==> flow/design.v <==
module spi_master
(
	input                       sys_clk,
	input                       rst,
	output                      nCS,        
	output                      DCLK,       
	output                      MOSI,       
	input                       MISO,       
	input                       CPOL,
	input                       CPHA,
	input                       nCS_ctrl,
	input[15:0]                 clk_div,
	input                       wr_req,
	output                      wr_ack,
	input[7:0]                  data_in,
	output[7:0]                 data_out
);
localparam                   IDLE            = 0;
localparam                   DCLK_EDGE       = 1;
localparam                   DCLK_IDLE       = 2;
localparam                   ACK             = 3;
localparam                   LAST_HALF_CYCLE = 4;
localparam                   ACK_WAIT        = 5;
reg                          DCLK_reg;
reg[7:0]                     MOSI_shift;
reg[7:0]                     MISO_shift;
reg[2:0]                     state;
reg[2:0]                     next_state;
reg [15:0]                   clk_cnt;
reg[4:0]                     clk_edge_cnt;
assign MOSI = MOSI_shift[7];
assign DCLK = DCLK_reg;
assign data_out = MISO_shift;
assign wr_ack = (state == ACK);
assign nCS = nCS_ctrl;
always@(posedge sys_clk or posedge rst)
begin
	if(rst)
		state <= IDLE;
	else
		state <= next_state;
end
always@(*)
begin
	case(state)
		IDLE:
			if(wr_req == 1'b1)
				next_state <= DCLK_IDLE;
			else
				next_state <= IDLE;
		DCLK_IDLE:
			if(clk_cnt == clk_div)
				next_state <= DCLK_EDGE;
			else
				next_state <= DCLK_IDLE;
		DCLK_EDGE:
			if(clk_edge_cnt == 5'd15)
				next_state <= LAST_HALF_CYCLE;
			else
				next_state <= DCLK_IDLE;
		LAST_HALF_CYCLE:
			if(clk_cnt == clk_div)
				next_state <= ACK;
			else
				next_state <= LAST_HALF_CYCLE;
		ACK:
			next_state <= ACK_WAIT;
		ACK_WAIT:
			next_state <= IDLE;
		default:
			next_state <= IDLE;
	endcase
end
always@(posedge sys_clk or posedge rst)
begin
	if(rst)
		DCLK_reg <= 1'b0;
	else if(state == IDLE)
		DCLK_reg <= CPOL;
	else if(state == DCLK_EDGE)
		DCLK_reg <= ~DCLK_reg; 
end
always@(posedge sys_clk or posedge rst)
begin
	if(rst)
		clk_cnt <= 16'd0;
	else if(state == DCLK_IDLE || state == LAST_HALF_CYCLE)
		clk_cnt <= clk_cnt + 16'd1;
	else
		clk_cnt <= 16'd0;
end
always@(posedge sys_clk or posedge rst)
begin
	if(rst)
		clk_edge_cnt <= 5'd0;
	else if(state == DCLK_EDGE)
		clk_edge_cnt <= clk_edge_cnt + 5'd1;
	else if(state == IDLE)
		clk_edge_cnt <= 5'd0;
end
always@(posedge sys_clk or posedge rst)
begin
	if(rst)
		MOSI_shift <= 8'd0;
	else if(state == IDLE && wr_req)
		MOSI_shift <= data_in;
	else if(state == DCLK_EDGE)
		if(CPHA == 1'b0 && clk_edge_cnt[0] == 1'b1)
			MOSI_shift <= {MOSI_shift[6:0],MOSI_shift[7]};
		else if(CPHA == 1'b1 && (clk_edge_cnt != 5'd0 && clk_edge_cnt[0] == 1'b0))
			MOSI_shift <= {MOSI_shift[6:0],MOSI_shift[7]};
end
always@(posedge sys_clk or posedge rst)
begin
	if(rst)
		MISO_shift <= 8'd0;
	else if(state == IDLE && wr_req)
		MISO_shift <= 8'h00;
	else if(state == DCLK_EDGE)
		if(CPHA == 1'b0 && clk_edge_cnt[0] == 1'b0)
			MISO_shift <= {MISO_shift[6:0],MISO};
		else if(CPHA == 1'b1 && (clk_edge_cnt[0] == 1'b1))
			MISO_shift <= {MISO_shift[6:0],MISO};
end
endmodule
module sd_card_cmd(
	input                       sys_clk,
	input                       rst,
	input[15:0]                 spi_clk_div,                   
	input                       cmd_req,                       
	output                      cmd_req_ack,                   
	output reg                  cmd_req_error,                 
	input[47:0]                 cmd,                           
	input[7:0]                  cmd_r1,                        
	input[15:0]                 cmd_data_len,                  
	input                       block_read_req,                
	output reg                  block_read_valid,              
	output reg[7:0]             block_read_data,               
	output                      block_read_req_ack,            
	input                       block_write_req,               
	input[7:0]                  block_write_data,              
	output                      block_write_data_rd,           
	output                      block_write_req_ack,           
	output                      nCS_ctrl,                      
	output reg[15:0]            clk_div,
	output reg                  spi_wr_req,                    
	input                       spi_wr_ack,                    
	output[7:0]                 spi_data_in,                   
	input[7:0]                  spi_data_out                   
);
parameter S_IDLE         = 0;
parameter S_WAIT         = 1;
parameter S_INIT         = 2;
parameter S_CMD_PRE      = 3;
parameter S_CMD          = 4;
parameter S_CMD_DATA     = 5;
parameter S_READ_WAIT    = 6;
parameter S_READ         = 7;
parameter S_READ_ACK     = 8;
parameter S_WRITE_TOKEN  = 9;
parameter S_WRITE_DATA_0 = 10;
parameter S_WRITE_DATA_1 = 11;
parameter S_WRITE_CRC    = 12;
parameter S_WRITE_SUC    = 13;
parameter S_WRITE_BUSY   = 14;
parameter S_WRITE_ACK    = 15;
parameter S_ERR          = 16;
parameter S_END          = 17;
reg[4:0]                      state;
reg                           CS_reg;
reg[15:0]                     byte_cnt;
reg[7:0]                      send_data;
wire[7:0]                     data_recv;
reg[9:0]                      wr_data_cnt;
assign cmd_req_ack = (state == S_END);
assign block_read_req_ack = (state == S_READ_ACK);
assign block_write_req_ack= (state == S_WRITE_ACK);
assign block_write_data_rd = (state == S_WRITE_DATA_0);
assign spi_data_in = send_data;
assign data_recv = spi_data_out;
assign nCS_ctrl = CS_reg;
always@(posedge sys_clk or posedge rst)
begin
	if(rst == 1'b1)
	begin
		CS_reg <= 1'b1;
		spi_wr_req <= 1'b0;
		byte_cnt <= 16'd0;
		clk_div <= 16'd0;
		send_data <= 8'hff;
		state <= S_IDLE;
		cmd_req_error <= 1'b0;
		wr_data_cnt <= 10'd0;
	end
	else
		case(state)
			S_IDLE:
			begin
				state <= S_INIT;
				clk_div <= spi_clk_div;
				CS_reg <= 1'b1;
			end
			S_INIT:
			begin
				if(spi_wr_ack == 1'b1)
				begin
					if(byte_cnt >= 16'd10)
					begin
						byte_cnt <= 16'd0;
						spi_wr_req <= 1'b0;
						state <= S_WAIT;
					end
					begin
						byte_cnt <= byte_cnt + 16'd1;
					end
				end
				else
				begin
					spi_wr_req <= 1'b1;
					send_data <= 8'hff;
				end
			end
			S_WAIT:
			begin
				cmd_req_error <= 1'b0;
				wr_data_cnt <= 10'd0;
				if(cmd_req == 1'b1)
					state <= S_CMD_PRE;
				else if(block_read_req == 1'b1)
					state <= S_READ_WAIT;
				else if(block_write_req == 1'b1)
					state <= S_WRITE_TOKEN;
				clk_div <= spi_clk_div;
			end
			S_CMD_PRE:
			begin
				if(spi_wr_ack == 1'b1)
				begin
					state <= S_CMD;
					spi_wr_req <= 1'b0;
					byte_cnt <= 16'd0;
				end
				else
				begin
					spi_wr_req <= 1'b1;
					CS_reg <= 1'b1;
					send_data <= 8'hff;
				end
			end
			S_CMD:
			begin
				if(spi_wr_ack == 1'b1)
				begin
					if((byte_cnt == 16'hffff) || (data_recv != cmd_r1 && data_recv[7] == 1'b0))
					begin
						state <= S_ERR;
						spi_wr_req <= 1'b0;
						byte_cnt <= 16'd0;
					end
					else if(data_recv == cmd_r1)
					begin
						spi_wr_req <= 1'b0;
						if(cmd_data_len != 16'd0)
						begin
							state <= S_CMD_DATA;
							byte_cnt <= 16'd0;
						end
						else
						begin
							state <= S_END;
							byte_cnt <= 16'd0;
						end
					end
					else
						byte_cnt <=  byte_cnt + 16'd1;
				end
				else
				begin
					spi_wr_req <= 1'b1;
					CS_reg <= 1'b0;
					if(byte_cnt == 16'd0)
						send_data <= (cmd[47:40] | 8'h40);
					else if(byte_cnt == 16'd1)
						send_data <= cmd[39:32];
					else if(byte_cnt == 16'd2)
						send_data <= cmd[31:24];
					else if(byte_cnt == 16'd3)
						send_data <= cmd[23:16];
					else if(byte_cnt == 16'd4)
						send_data <= cmd[15:8];
					else if(byte_cnt == 16'd5)
						send_data <= cmd[7:0];
					else
						send_data <= 8'hff;
				end
			end
			S_CMD_DATA:
			begin
				if(spi_wr_ack == 1'b1)
				begin
					if(byte_cnt == cmd_data_len - 16'd1)
					begin
						state <= S_END;
						spi_wr_req <= 1'b0;
						byte_cnt <= 16'd0;
					end
					else
					begin
						byte_cnt <= byte_cnt + 16'd1;
					end
				end
				else
				begin
					spi_wr_req <= 1'b1;
					send_data <= 8'hff;
				end
			end
			S_READ_WAIT:
			begin
				if(spi_wr_ack == 1'b1 && data_recv == 8'hfe)
				begin
					spi_wr_req <= 1'b0;
					state <= S_READ;
					byte_cnt <= 16'd0;
				end
				else
				begin
					spi_wr_req <= 1'b1;
					send_data <= 8'hff;
				end
			end
			S_READ:
			begin
				if(spi_wr_ack == 1'b1)
				begin
					if(byte_cnt == 16'd513)
					begin
						state <= S_READ_ACK;
						spi_wr_req <= 1'b0;
						byte_cnt <= 16'd0;
					end
					else
					begin
						byte_cnt <= byte_cnt + 16'd1;
					end
				end
				else
				begin
					spi_wr_req <= 1'b1;
					send_data <= 8'hff;
				end
			end
			S_WRITE_TOKEN:
				if(spi_wr_ack == 1'b1)
				begin
					state <= S_WRITE_DATA_0;
					spi_wr_req <= 1'b0;
					byte_cnt <= 16'd0;  
				end
				else
				begin
					spi_wr_req <= 1'b1;
					send_data <= 8'hfe;
				end
			S_WRITE_DATA_0:
			begin
				state <= S_WRITE_DATA_1;
				wr_data_cnt <= wr_data_cnt + 10'd1;
			end
			S_WRITE_DATA_1:
			begin
				if(spi_wr_ack == 1'b1 && wr_data_cnt == 10'd512)
				begin
					state <= S_WRITE_CRC;
					spi_wr_req <= 1'b0;
				end
				else if(spi_wr_ack == 1'b1)
				begin
					state <= S_WRITE_DATA_0;
					spi_wr_req <= 1'b0;
				end
				else
				begin
					spi_wr_req <= 1'b1;
					send_data <= block_write_data;
				end
			end
			S_WRITE_CRC:
			begin
				if(spi_wr_ack == 1'b1)
				begin
					if(byte_cnt == 16'd1)
					begin
						state <= S_WRITE_SUC;
						spi_wr_req <= 1'b0;
						byte_cnt <= 16'd0;
					end
					else
					begin
						byte_cnt <= byte_cnt + 16'd1;
					end
				end
				else
				begin
					spi_wr_req <= 1'b1;
					send_data <= 8'hff;
				end
			end
			S_WRITE_SUC :
			begin
				if(spi_wr_ack == 1'b1)
				begin
					if(data_recv[4:0] == 5'b00101)
					begin
						state <= S_WRITE_BUSY;
						spi_wr_req <= 1'b0;
					end
				end
				else
				begin
					spi_wr_req <= 1'b1;
					send_data <= 8'hff;
				end
			end
			S_WRITE_BUSY :
			begin
				if(spi_wr_ack == 1'b1)
				begin
					if(data_recv == 8'hff)
					begin
						state <= S_WRITE_ACK;
						spi_wr_req <= 1'b0;
					end
				end
				else
				begin
					spi_wr_req <= 1'b1;
					send_data <= 8'hff;
				end
			end
			S_ERR:
			begin
				state <= S_END;
				cmd_req_error <= 1'b1;
			end
			S_READ_ACK,S_WRITE_ACK,S_END:
			begin
				state <= S_WAIT;
			end
			default:
				state <= S_IDLE;
		endcase
end
always@(posedge sys_clk or posedge rst)
begin
	if(rst == 1'b1)
		block_read_valid <= 1'b0;
	else if(state == S_READ && byte_cnt < 16'd512)
		block_read_valid <= spi_wr_ack;
	else
		block_read_valid <= 1'b0;
end
always@(posedge sys_clk or posedge rst)
begin
	if(rst == 1'b1)
		block_read_data <= 8'd0;
	else if(state == S_READ && spi_wr_ack == 1'b1)
		block_read_data <= data_recv;
end
endmodule
module sd_card_sec_read_write
#(
	parameter  SPI_LOW_SPEED_DIV = 248,          
	parameter  SPI_HIGH_SPEED_DIV = 0            
)
(
	input            clk,
	input            rst,
	output reg       sd_init_done,
	input            sd_sec_read,
	input[31:0]      sd_sec_read_addr,
	output[7:0]      sd_sec_read_data,
	output           sd_sec_read_data_valid,
	output           sd_sec_read_end,
	input            sd_sec_write,
	input[31:0]      sd_sec_write_addr,
	input[7:0]       sd_sec_write_data,
	output           sd_sec_write_data_req,
	output           sd_sec_write_end,
	output reg[15:0] spi_clk_div,
	output reg       cmd_req,
	input            cmd_req_ack,
	input            cmd_req_error,
	output reg[47:0] cmd,
	output reg[7:0]  cmd_r1,
	output reg[15:0] cmd_data_len,
	output reg       block_read_req,
	input            block_read_valid,
	input[7:0]       block_read_data,
	input            block_read_req_ack,
	output reg       block_write_req,
	output[7:0]      block_write_data,
	input            block_write_data_rd,
	input            block_write_req_ack
);
reg[7:0] read_data;
reg[31:0] timer;
localparam S_IDLE               = 0;
localparam S_CMD0               = 1;
localparam S_CMD8               = 2;
localparam S_CMD55              = 3;
localparam S_CMD41              = 4;
localparam S_CMD17              = 5;
localparam S_READ               = 6;
localparam S_CMD24              = 7;
localparam S_WRITE              = 8;
localparam S_ERR                = 14;
localparam S_WRITE_END          = 15;
localparam S_READ_END           = 16;
localparam S_WAIT_READ_WRITE    = 17;
localparam S_CMD16              = 18;
reg[4:0]                       state;
reg[31:0]                      sec_addr;
assign sd_sec_read_data_valid = (state == S_READ) && block_read_valid;
assign sd_sec_read_data = block_read_data;
assign sd_sec_read_end = (state == S_READ_END);
assign sd_sec_write_data_req = (state == S_WRITE) && block_write_data_rd;
assign block_write_data = sd_sec_write_data;
assign sd_sec_write_end = (state == S_WRITE_END);
always@(posedge clk or posedge rst)
begin
	if(rst == 1'b1)
	begin
		state <= S_IDLE;
		cmd_req <= 1'b0;
		cmd_data_len <= 16'd0;
		cmd_r1 <= 8'd0;
		cmd <= 48'd0;
		spi_clk_div <= SPI_LOW_SPEED_DIV[15:0];
		block_write_req <= 1'b0;
		block_read_req <= 1'b0;
		sec_addr <= 32'd0;
		sd_init_done <= 1'b0;
	end
	else
		case(state)
			S_IDLE:
			begin
				state <= S_CMD0;
				sd_init_done <= 1'b0;
				spi_clk_div <= SPI_LOW_SPEED_DIV[15:0];
			end
			S_CMD0:
			begin
				if(cmd_req_ack & ~cmd_req_error)
				begin
					state <= S_CMD8;
					cmd_req <= 1'b0;
				end
				else
				begin
					cmd_req <= 1'b1;
					cmd_data_len <= 16'd0;
					cmd_r1 <= 8'h01;
					cmd <= {8'd0,8'h00,8'h00,8'h00,8'h00,8'h95};
				end
			end
			S_CMD8:
			begin
				if(cmd_req_ack & ~cmd_req_error)
				begin
					state <= S_CMD55;
					cmd_req <= 1'b0;
				end
				else
				begin
					cmd_req <= 1'b1;
					cmd_data_len <= 16'd4;
					cmd_r1 <= 8'h01;
					cmd <= {8'd8,8'h00,8'h00,8'h01,8'haa,8'h87};
				end
			end
			S_CMD55:
			begin
				if(cmd_req_ack & ~cmd_req_error)
				begin
					state <= S_CMD41;
					cmd_req <= 1'b0;
				end
				else
				begin
					cmd_req <= 1'b1;
					cmd_data_len <= 16'd0;
					cmd_r1 <= 8'h01;
					cmd <= {8'd55,8'h00,8'h00,8'h00,8'h00,8'hff};
				end
			end
			S_CMD41:
			begin
				if(cmd_req_ack & ~cmd_req_error)
				begin
					state <= S_CMD16;
					cmd_req <= 1'b0;
					sd_init_done <= 1'b1;
					spi_clk_div <= SPI_HIGH_SPEED_DIV[15:0];
				end
				else if(cmd_req_ack)
				begin
					state <= S_CMD55;
				end
				else
				begin
					cmd_req <= 1'b1;
					cmd_data_len <= 16'd0;
					cmd_r1 <= 8'h00;
					cmd <= {8'd41,8'h40,8'h00,8'h00,8'h00,8'hff};
				end
			end
			S_CMD16:
			begin
				if(cmd_req_ack & ~cmd_req_error)
				begin
					state <= S_WAIT_READ_WRITE;
					cmd_req <= 1'b0;
					sd_init_done <= 1'b1;
					spi_clk_div <= SPI_HIGH_SPEED_DIV[15:0];
				end
				else if(cmd_req_ack)
				begin
					state <= S_CMD55;
				end
				else
				begin
					cmd_req <= 1'b1;
					cmd_data_len <= 16'd0;
					cmd_r1 <= 8'h00;
					cmd <= {8'd16,32'd512,8'hff};
				end
			end			
			S_WAIT_READ_WRITE:
			begin
				if(sd_sec_write ==  1'b1)
				begin
					state <= S_CMD24;
					sec_addr <= sd_sec_write_addr;
				end
				else if(sd_sec_read == 1'b1)
				begin
					state <= S_CMD17;
					sec_addr <= sd_sec_read_addr;
				end
				spi_clk_div <= 16'd0;
			end
			S_CMD24:
			begin
				if(cmd_req_ack & ~cmd_req_error)
				begin
					state <= S_WRITE;
					cmd_req <= 1'b0;
				end
				else
				begin
					cmd_req <= 1'b1;
					cmd_data_len <= 16'd0;
					cmd_r1 <= 8'h00;
					cmd <= {8'd24,sec_addr,8'hff};
				end
			end
			S_WRITE:
			begin
				if(block_write_req_ack == 1'b1)
				begin
					block_write_req <= 1'b0;
					state <= S_WRITE_END;
				end
				else
					block_write_req <= 1'b1;
			end
			S_CMD17:
			begin
				if(cmd_req_ack & ~cmd_req_error)
				begin
					state <= S_READ;
					cmd_req <= 1'b0;
				end
				else
				begin
					cmd_req <= 1'b1;
					cmd_data_len <= 16'd0;
					cmd_r1 <= 8'h00;
					cmd <= {8'd17,sec_addr,8'hff};
				end
			end
			S_READ:
			begin
				if(block_read_req_ack)
				begin
					state <= S_READ_END;
					block_read_req <= 1'b0;
				end
				else
				begin
					block_read_req <= 1'b1;
				end
			end
			S_WRITE_END:
			begin
				state <= S_WAIT_READ_WRITE;
			end
			S_READ_END:
			begin
				state <= S_WAIT_READ_WRITE;
			end
			default:
				state <= S_IDLE;
		endcase
end
endmodule
module sd_card_top
#(
	parameter  SPI_LOW_SPEED_DIV = 248,          
	parameter  SPI_HIGH_SPEED_DIV = 0            
)
(
	input            clk,
	input            rst,
	output           SD_nCS,                     
	output           SD_DCLK,                    
	output           SD_MOSI,                    
	input            SD_MISO,                    
	output           sd_init_done,               
	input            sd_sec_read,                
	input[31:0]      sd_sec_read_addr,           
	output[7:0]      sd_sec_read_data,           
	output           sd_sec_read_data_valid,     
	output           sd_sec_read_end,            
	input            sd_sec_write,               
	input[31:0]      sd_sec_write_addr,          
	input[7:0]       sd_sec_write_data,          
	output           sd_sec_write_data_req,      
	output           sd_sec_write_end            
);
wire[15:0]           spi_clk_div;                
wire                 cmd_req;                    
wire                 cmd_req_ack;                
wire                 cmd_req_error;              
wire[47:0]           cmd;                        
wire[7:0]            cmd_r1;                     
wire[15:0]           cmd_data_len;               
wire                 block_read_req;             
wire                 block_read_valid;           
wire[7:0]            block_read_data;            
wire                 block_read_req_ack;         
wire                 block_write_req;            
wire[7:0]            block_write_data;           
wire                 block_write_data_rd;        
wire                 block_write_req_ack;        
wire                 nCS_ctrl;                   
wire                 spi_wr_req;                 
wire                 spi_wr_ack;                 
wire[7:0]            spi_data_in;                
wire[7:0]            spi_data_out;               
wire[15:0]           clk_div;
sd_card_sec_read_write
#(
	.SPI_LOW_SPEED_DIV(SPI_LOW_SPEED_DIV),
	.SPI_HIGH_SPEED_DIV(SPI_HIGH_SPEED_DIV)
)
sd_card_sec_read_write_m0(
	.clk                            (clk                    ),
	.rst                            (rst                    ),
	.sd_init_done                   (sd_init_done           ),
	.sd_sec_read                    (sd_sec_read            ),
	.sd_sec_read_addr               (sd_sec_read_addr       ),
	.sd_sec_read_data               (sd_sec_read_data       ),
	.sd_sec_read_data_valid         (sd_sec_read_data_valid ),
	.sd_sec_read_end                (sd_sec_read_end        ),
	.sd_sec_write                   (sd_sec_write           ),
	.sd_sec_write_addr              (sd_sec_write_addr      ),
	.sd_sec_write_data              (sd_sec_write_data      ),
	.sd_sec_write_data_req          (sd_sec_write_data_req  ),
	.sd_sec_write_end               (sd_sec_write_end       ),
	.spi_clk_div                    (spi_clk_div            ),
	.cmd_req                        (cmd_req                ),
	.cmd_req_ack                    (cmd_req_ack            ),
	.cmd_req_error                  (cmd_req_error          ),
	.cmd                            (cmd                    ),
	.cmd_r1                         (cmd_r1                 ),
	.cmd_data_len                   (cmd_data_len           ),
	.block_read_req                 (block_read_req         ),
	.block_read_valid               (block_read_valid       ),
	.block_read_data                (block_read_data        ),
	.block_read_req_ack             (block_read_req_ack     ),
	.block_write_req                (block_write_req        ),
	.block_write_data               (block_write_data       ),
	.block_write_data_rd            (block_write_data_rd    ),
	.block_write_req_ack            (block_write_req_ack    )
);
sd_card_cmd sd_card_cmd_m0(
	.sys_clk                        (clk                    ),
	.rst                            (rst                    ),
	.spi_clk_div                    (spi_clk_div            ),
	.cmd_req                        (cmd_req                ),
	.cmd_req_ack                    (cmd_req_ack            ),
	.cmd_req_error                  (cmd_req_error          ),
	.cmd                            (cmd                    ),
	.cmd_r1                         (cmd_r1                 ),
	.cmd_data_len                   (cmd_data_len           ),
	.block_read_req                 (block_read_req         ),
	.block_read_req_ack             (block_read_req_ack     ),
	.block_read_data                (block_read_data        ),
	.block_read_valid               (block_read_valid       ),
	.block_write_req                (block_write_req        ),
	.block_write_data               (block_write_data       ),
	.block_write_data_rd            (block_write_data_rd    ),
	.block_write_req_ack            (block_write_req_ack    ),
	.nCS_ctrl                       (nCS_ctrl               ),
	.clk_div                        (clk_div                ),
	.spi_wr_req                     (spi_wr_req             ),
	.spi_wr_ack                     (spi_wr_ack             ),
	.spi_data_in                    (spi_data_in            ),
	.spi_data_out                   (spi_data_out           )
);
spi_master spi_master_m0(
	.sys_clk                        (clk                    ),
	.rst                            (rst                    ),
	.nCS                            (SD_nCS                 ),
	.DCLK                           (SD_DCLK                ),
	.MOSI                           (SD_MOSI                ),
	.MISO                           (SD_MISO                ),
	.clk_div                        (clk_div                ),
	.CPOL                           (1'b1                   ),
	.CPHA                           (1'b1                   ),
	.nCS_ctrl                       (nCS_ctrl               ),
	.wr_req                         (spi_wr_req             ),
	.wr_ack                         (spi_wr_ack             ),
	.data_in                        (spi_data_in            ),
	.data_out                       (spi_data_out           )
);
endmodule
**Tool chain data of sd_card_top**

Tool output for the design above, in the order of the flow.
Lines are those of the file above, counted from 1.
Operators carry their Yosys type and port widths (W data, S select, Z words).
Cell names lack the library's common part.
A cell with - has no value.

- Top: sd_card_top
- Clock: clk
- Cell library: sky130hd
- Library corner: tt_025C_1v80

**Word-level counts**

Counts by Yosys on the flattened word-level netlist (proc, flatten, opt, wreduce; memories kept). Register bits leave out memories and registers merged into their read ports (data or address). Print and check cells are left out. Cells with the same type and inputs are merged into one.

- Shifts and indexed selects: 0
- $mul: 0
- Bitwise operators: 5
- Magnitude comparators: 2
- Add/subtract/negate cells: 5
- Muxes and demuxes: 136
- Equal/unequal tests: 105
- Reduce/logical cells: 55
- Divide/modulo/power cells: 0

Operators by type and width:

| operator | count |
|---|---|
| $mux W48 | 9 |
| $pmux W48 S7 | 1 |
| $mux W16 | 18 |
| $mux W5 | 37 |
| $mux W8 | 22 |
| $pmux W16 S7 | 1 |
| $pmux W16 S3 | 2 |
| $pmux W5 S16 | 1 |
| $mux W32 | 2 |
| $pmux W5 S12 | 1 |
| $eq A5 B4 Y1 const B | 11 |
| $ne A2 B1 Y1 const B | 24 |
| $eq A5 B3 Y1 const B | 9 |
| $ne A2 B2 Y1 const B | 21 |
| $pmux W8 S5 | 1 |
| $add A16 B1 Y16 const B | 2 |
| $eq A16 B16 Y1 | 2 |
| $eq A16 B2 Y1 const B | 2 |
| $eq A16 B3 Y1 const B | 2 |
| $mux W1 | 29 |
| $eq A5 B5 Y1 const B | 5 |
| $ne A3 B3 Y1 const B | 8 |
| $reduce_and A8 Y1 | 3 |
| $pmux W8 S3 | 1 |
| $eq A5 B2 Y1 const B | 4 |
| $pmux W10 S2 | 1 |
| $reduce_and A17 Y1 | 1 |
| $sub A16 B1 Y16 const B | 1 |

Other operator kinds: 48; their cells: 87.

- Memories kept: 0
- Memory bits (read-only): 0
- Elaborated cells: 334
- Register bits: 237
- Output and inout port bits: 16
- Bits in latches: 0
- Clocked read ports x word width: 0
- Memory bits (writable): 0

**Depth**

Yosys ltp: most cells in a row. Word level: on the elaborated netlist, between registers, memories and ports. Mapped: between sequential cells and ports; inverters and the memories' decode and read muxes count.

- Depth in word-level cells: 9
- ABC_AREA: 0
- Mapped depth: 9
- Mapped depth without buffers: 8

**Netlist**

Source: synth_stat.txt of the flow (Yosys; design flattened, memories mapped). It holds for the ABC_AREA given above (unset counts as 0); a run with the other value may have another netlist.

- Buffers: 53
- Flip-flop cells: 201
- Synthesis area: 9676.8 µm²
- Cell count: 1021
- Area of sequential cells: 5044.8 µm²

Cells by type:

| cell type | count | area in all (µm²) |
|---|---|---|
| dfrtp_1 | 189 | 4.73E+03 |
| nand2_1 | 179 | 671.894 |
| o21ai_0 | 88 | 440.422 |
| mux2i_1 | 42 | 420.403 |
| nand3_1 | 74 | 370.355 |
| dfstp_2 | 12 | 315.302 |
| nor2_1 | 56 | 210.202 |
| a21oi_1 | 30 | 150.144 |
| clkbuf_1 | 39 | 146.39 |
| ha_1 | 11 | 137.632 |
| inv_1 | 33 | 123.869 |
| mux2_2 | 10 | 112.608 |
| nand4_1 | 18 | 112.608 |
| a22o_1 | 12 | 105.101 |
| and3_1 | 16 | 100.096 |
| xor2_1 | 11 | 96.342 |
| nor2b_1 | 13 | 81.328 |
| nor3_1 | 16 | 80.077 |

Not listed: further types 50, cells in them 172.
By module: a second synthesis without flattening, with its own total; a netlist apart from the flattened one above.

- Cells (unflattened synthesis): 1199
- Area total of the unflattened synthesis: 11584.9 µm²

Each row is one instance without its submodules.

By module:

| module | cells | area (µm²) | sequential area (µm²) | times used |
|---|---|---|---|---|
| sd_card_cmd | 527 | 4807.1 | 2014.4 | 1 |
| sd_card_sec_read_write | 449 | 4580.6 | 2329.7 | 1 |
| spi_master | 222 | 2193.4 | 1102.3 | 1 |
| sd_card_top | 1 | 3.8 | 0.0 | 1 |

**Timing after synthesis**

OpenSTA on the mapped netlist: ideal clock, no wires. The path of least setup slack (recovery checks aside). Input and output delay are each 20% of the period. Register names are those of the netlist, which keeps one name where synthesis merged equal registers.

- Path kind: reg2reg
- Start point: register sd_card_cmd_m0.byte_cnt[0]
- End point: register sd_card_cmd_m0.byte_cnt[15]
- Path buffers: 1
- Data arrival time: 2.313 ns
- Path slack: 2.555 ns
- Time at the first pin: 0.000 ns
- Path delay: 2.446 ns
- Library setup time: 0.133 ns
- Driving pins on the path: 9
- Clock period: 5.0 ns
- Synthesis period reached: 2.445 ns

"path delay" = arrival - input delay + setup time.
"driving pins on the path": output pins that drive a net of the path, with the launching flip-flop's if there is one; two outputs of one cell count as two.
"synthesis period reached" is the clock period less the worst setup slack; recovery checks do not enter. This is arithmetic on one report: input and output delays are still those of the set period (20% each).
The rows between start and end are the longest chain of elaborated cells between them; the timing report does not say that the signal goes this way. Where chains are equally long, one stands for them.
Each line given opens the expression or statement behind the cell; cells for indexed reads and writes are added by Yosys, which also makes memories of some case tables.
At most two assigning lines are given for a register; there are more.

- Cells stage by stage: dfrtp_1 -> ha_1 -> nor3b_1 -> nand4_1 -> a32o_1 -> nor3b_4 -> buf_4 -> a2bb2oi_1 -> o31ai_1
- Length of the longest elaborated chain: 5
- Elaborated cells between the ends (all ways): 17

Ends and longest elaborated chain, post-synthesis:

| element | line | source |
|---|---|---|
| start: declaration | 171 | `reg[15:0]                     byte_cnt;` |
| start: assignment | 214 | `byte_cnt <= byte_cnt + 16'd1;` |
| start: assignment | 275 | `byte_cnt <= byte_cnt + 16'd1;` |
| $add A16 B1 Y16 | 275 |  |
| $mux W16 | 260 | `else if(data_recv == cmd_r1)` |
| $mux W16 | 254 | `if((byte_cnt == 16'hffff) \|\| (data_recv != cmd_r1 && data_recv[7] == 1'b0))` |
| $mux W16 | 252 | `if(spi_wr_ack == 1'b1)` |
| $pmux W16 S7 | 196 | `case(state)` |
| end: assignment | 214 |  |
| end: assignment | 275 |  |
| end: declaration | 171 |  |

**Path in the finished layout**

From the final timing report of flow run 1: the path of least setup slack in the routed layout; clock arrival at registers is part of the times.

- Path kind: reg2reg
- Start point: register sd_card_cmd_m0.byte_cnt[1]
- End point: register sd_card_cmd_m0.byte_cnt[3]
- Time at the first pin: 0.51 ns
- Path buffers: 1
- Driving pins on the path: 10
- Data arrival time: 3.65 ns
- Path slack: 0.93 ns
- Library setup time: 0.11 ns
- Clock period: 4.18 ns

The rows between start and end are the longest chain of elaborated cells between them; the timing report does not say that the signal goes this way. Where chains are equally long, one stands for them.
At most two assigning lines are given for a register; there are more.

- Cells stage by stage: dfrtp_1 -> inv_1 -> ha_1 -> nor3b_1 -> nand4_1 -> a21oi_1 -> nor3b_4 -> buf_4 -> o21ai_1 -> a22o_1
- Length of the longest elaborated chain: 5
- Elaborated cells between the ends (all ways): 17

Ends and longest elaborated chain, post-layout:

| element | line | source |
|---|---|---|
| start: declaration | 171 | `reg[15:0]                     byte_cnt;` |
| start: assignment | 214 | `byte_cnt <= byte_cnt + 16'd1;` |
| start: assignment | 275 | `byte_cnt <= byte_cnt + 16'd1;` |
| $add A16 B1 Y16 | 275 |  |
| $mux W16 | 260 | `else if(data_recv == cmd_r1)` |
| $mux W16 | 254 | `if((byte_cnt == 16'hffff) \|\| (data_recv != cmd_r1 && data_recv[7] == 1'b0))` |
| $mux W16 | 252 | `if(spi_wr_ack == 1'b1)` |
| $pmux W16 S7 | 196 | `case(state)` |
| end: assignment | 214 |  |
| end: assignment | 275 |  |
| end: declaration | 171 |  |

Wiki page: sd_card_top / flow data

Record of 3 stored runs of the RTL-to-layout flow on sd_card_top, platform sky130hd. The runs are unordered. Constraints: input delay and output delay 20% of the set period each, output load 0.01 pF.
"time on the worst setup path" is the time allowed to the run's worst setup path (the clock period less input and output delay, where it has them) less its slack. Clock arrival times count: a late capture clock shortens it, a late launch clock lengthens it.
By "total power after layout" is meant OpenSTA's value without simulated activity: inputs other than the clock are taken to toggle once in ten clock periods, and the tool carries that through the logic.

### Flow run 1

Settings: `CORE_UTILIZATION=32`, `CTS_CLUSTER_SIZE=73`, `PLACE_DENSITY_LB_ADDON=0.22`, `SETUP_SLACK_MARGIN=0.65`, `SLEW_MARGIN=20`, `period_ns=4.18`, `CAP_MARGIN=20`, `CORE_MARGIN=2`

- Area of the synthesized netlist: 9676.8 µm²
- Die footprint: 31646.6 µm²
- Final design utilization: 39.7 %
- Worst slack on setup checks: 0.934 ns
- Total power after layout: 0.004157 W
- Time on the worst setup path: 3.25 ns
- Worst setup path type: reg2reg

### Flow run 2

Settings: `CORE_UTILIZATION=48`, `period_ns=3.58`, `CAP_MARGIN=20`, `CORE_MARGIN=2`, `SLEW_MARGIN=20`

- Area of the synthesized netlist: 9676.8 µm²
- Die footprint: 21311.6 µm²
- Final design utilization: 59.2 %
- Worst slack on setup checks: 0.411 ns
- Total power after layout: 0.004715 W
- Time on the worst setup path: 3.17 ns
- Worst setup path type: reg2reg

### Flow run 3

Settings: `ABC_AREA=1`, `CAP_MARGIN=30`, `CELL_PAD_IN_SITES_DETAIL_PLACEMENT=1`, `CORE_MARGIN=2`, `CTS_CLUSTER_DIAMETER=371`, `CTS_CLUSTER_SIZE=23`, `GPL_TIMING_DRIVEN=0`, `SETUP_SLACK_MARGIN=0.77`, `SLEW_MARGIN=10`, `TNS_END_PERCENT=55`, `period_ns=3.35`, `CORE_UTILIZATION=40`

- Area of the synthesized netlist: 9863.2 µm²
- Die footprint: 25930.7 µm²
- Final design utilization: 48.1 %
- Worst slack on setup checks: 1.003 ns
- Total power after layout: 0.004551 W
- Time on the worst setup path: 1.68 ns
- Worst setup path type: reg2out
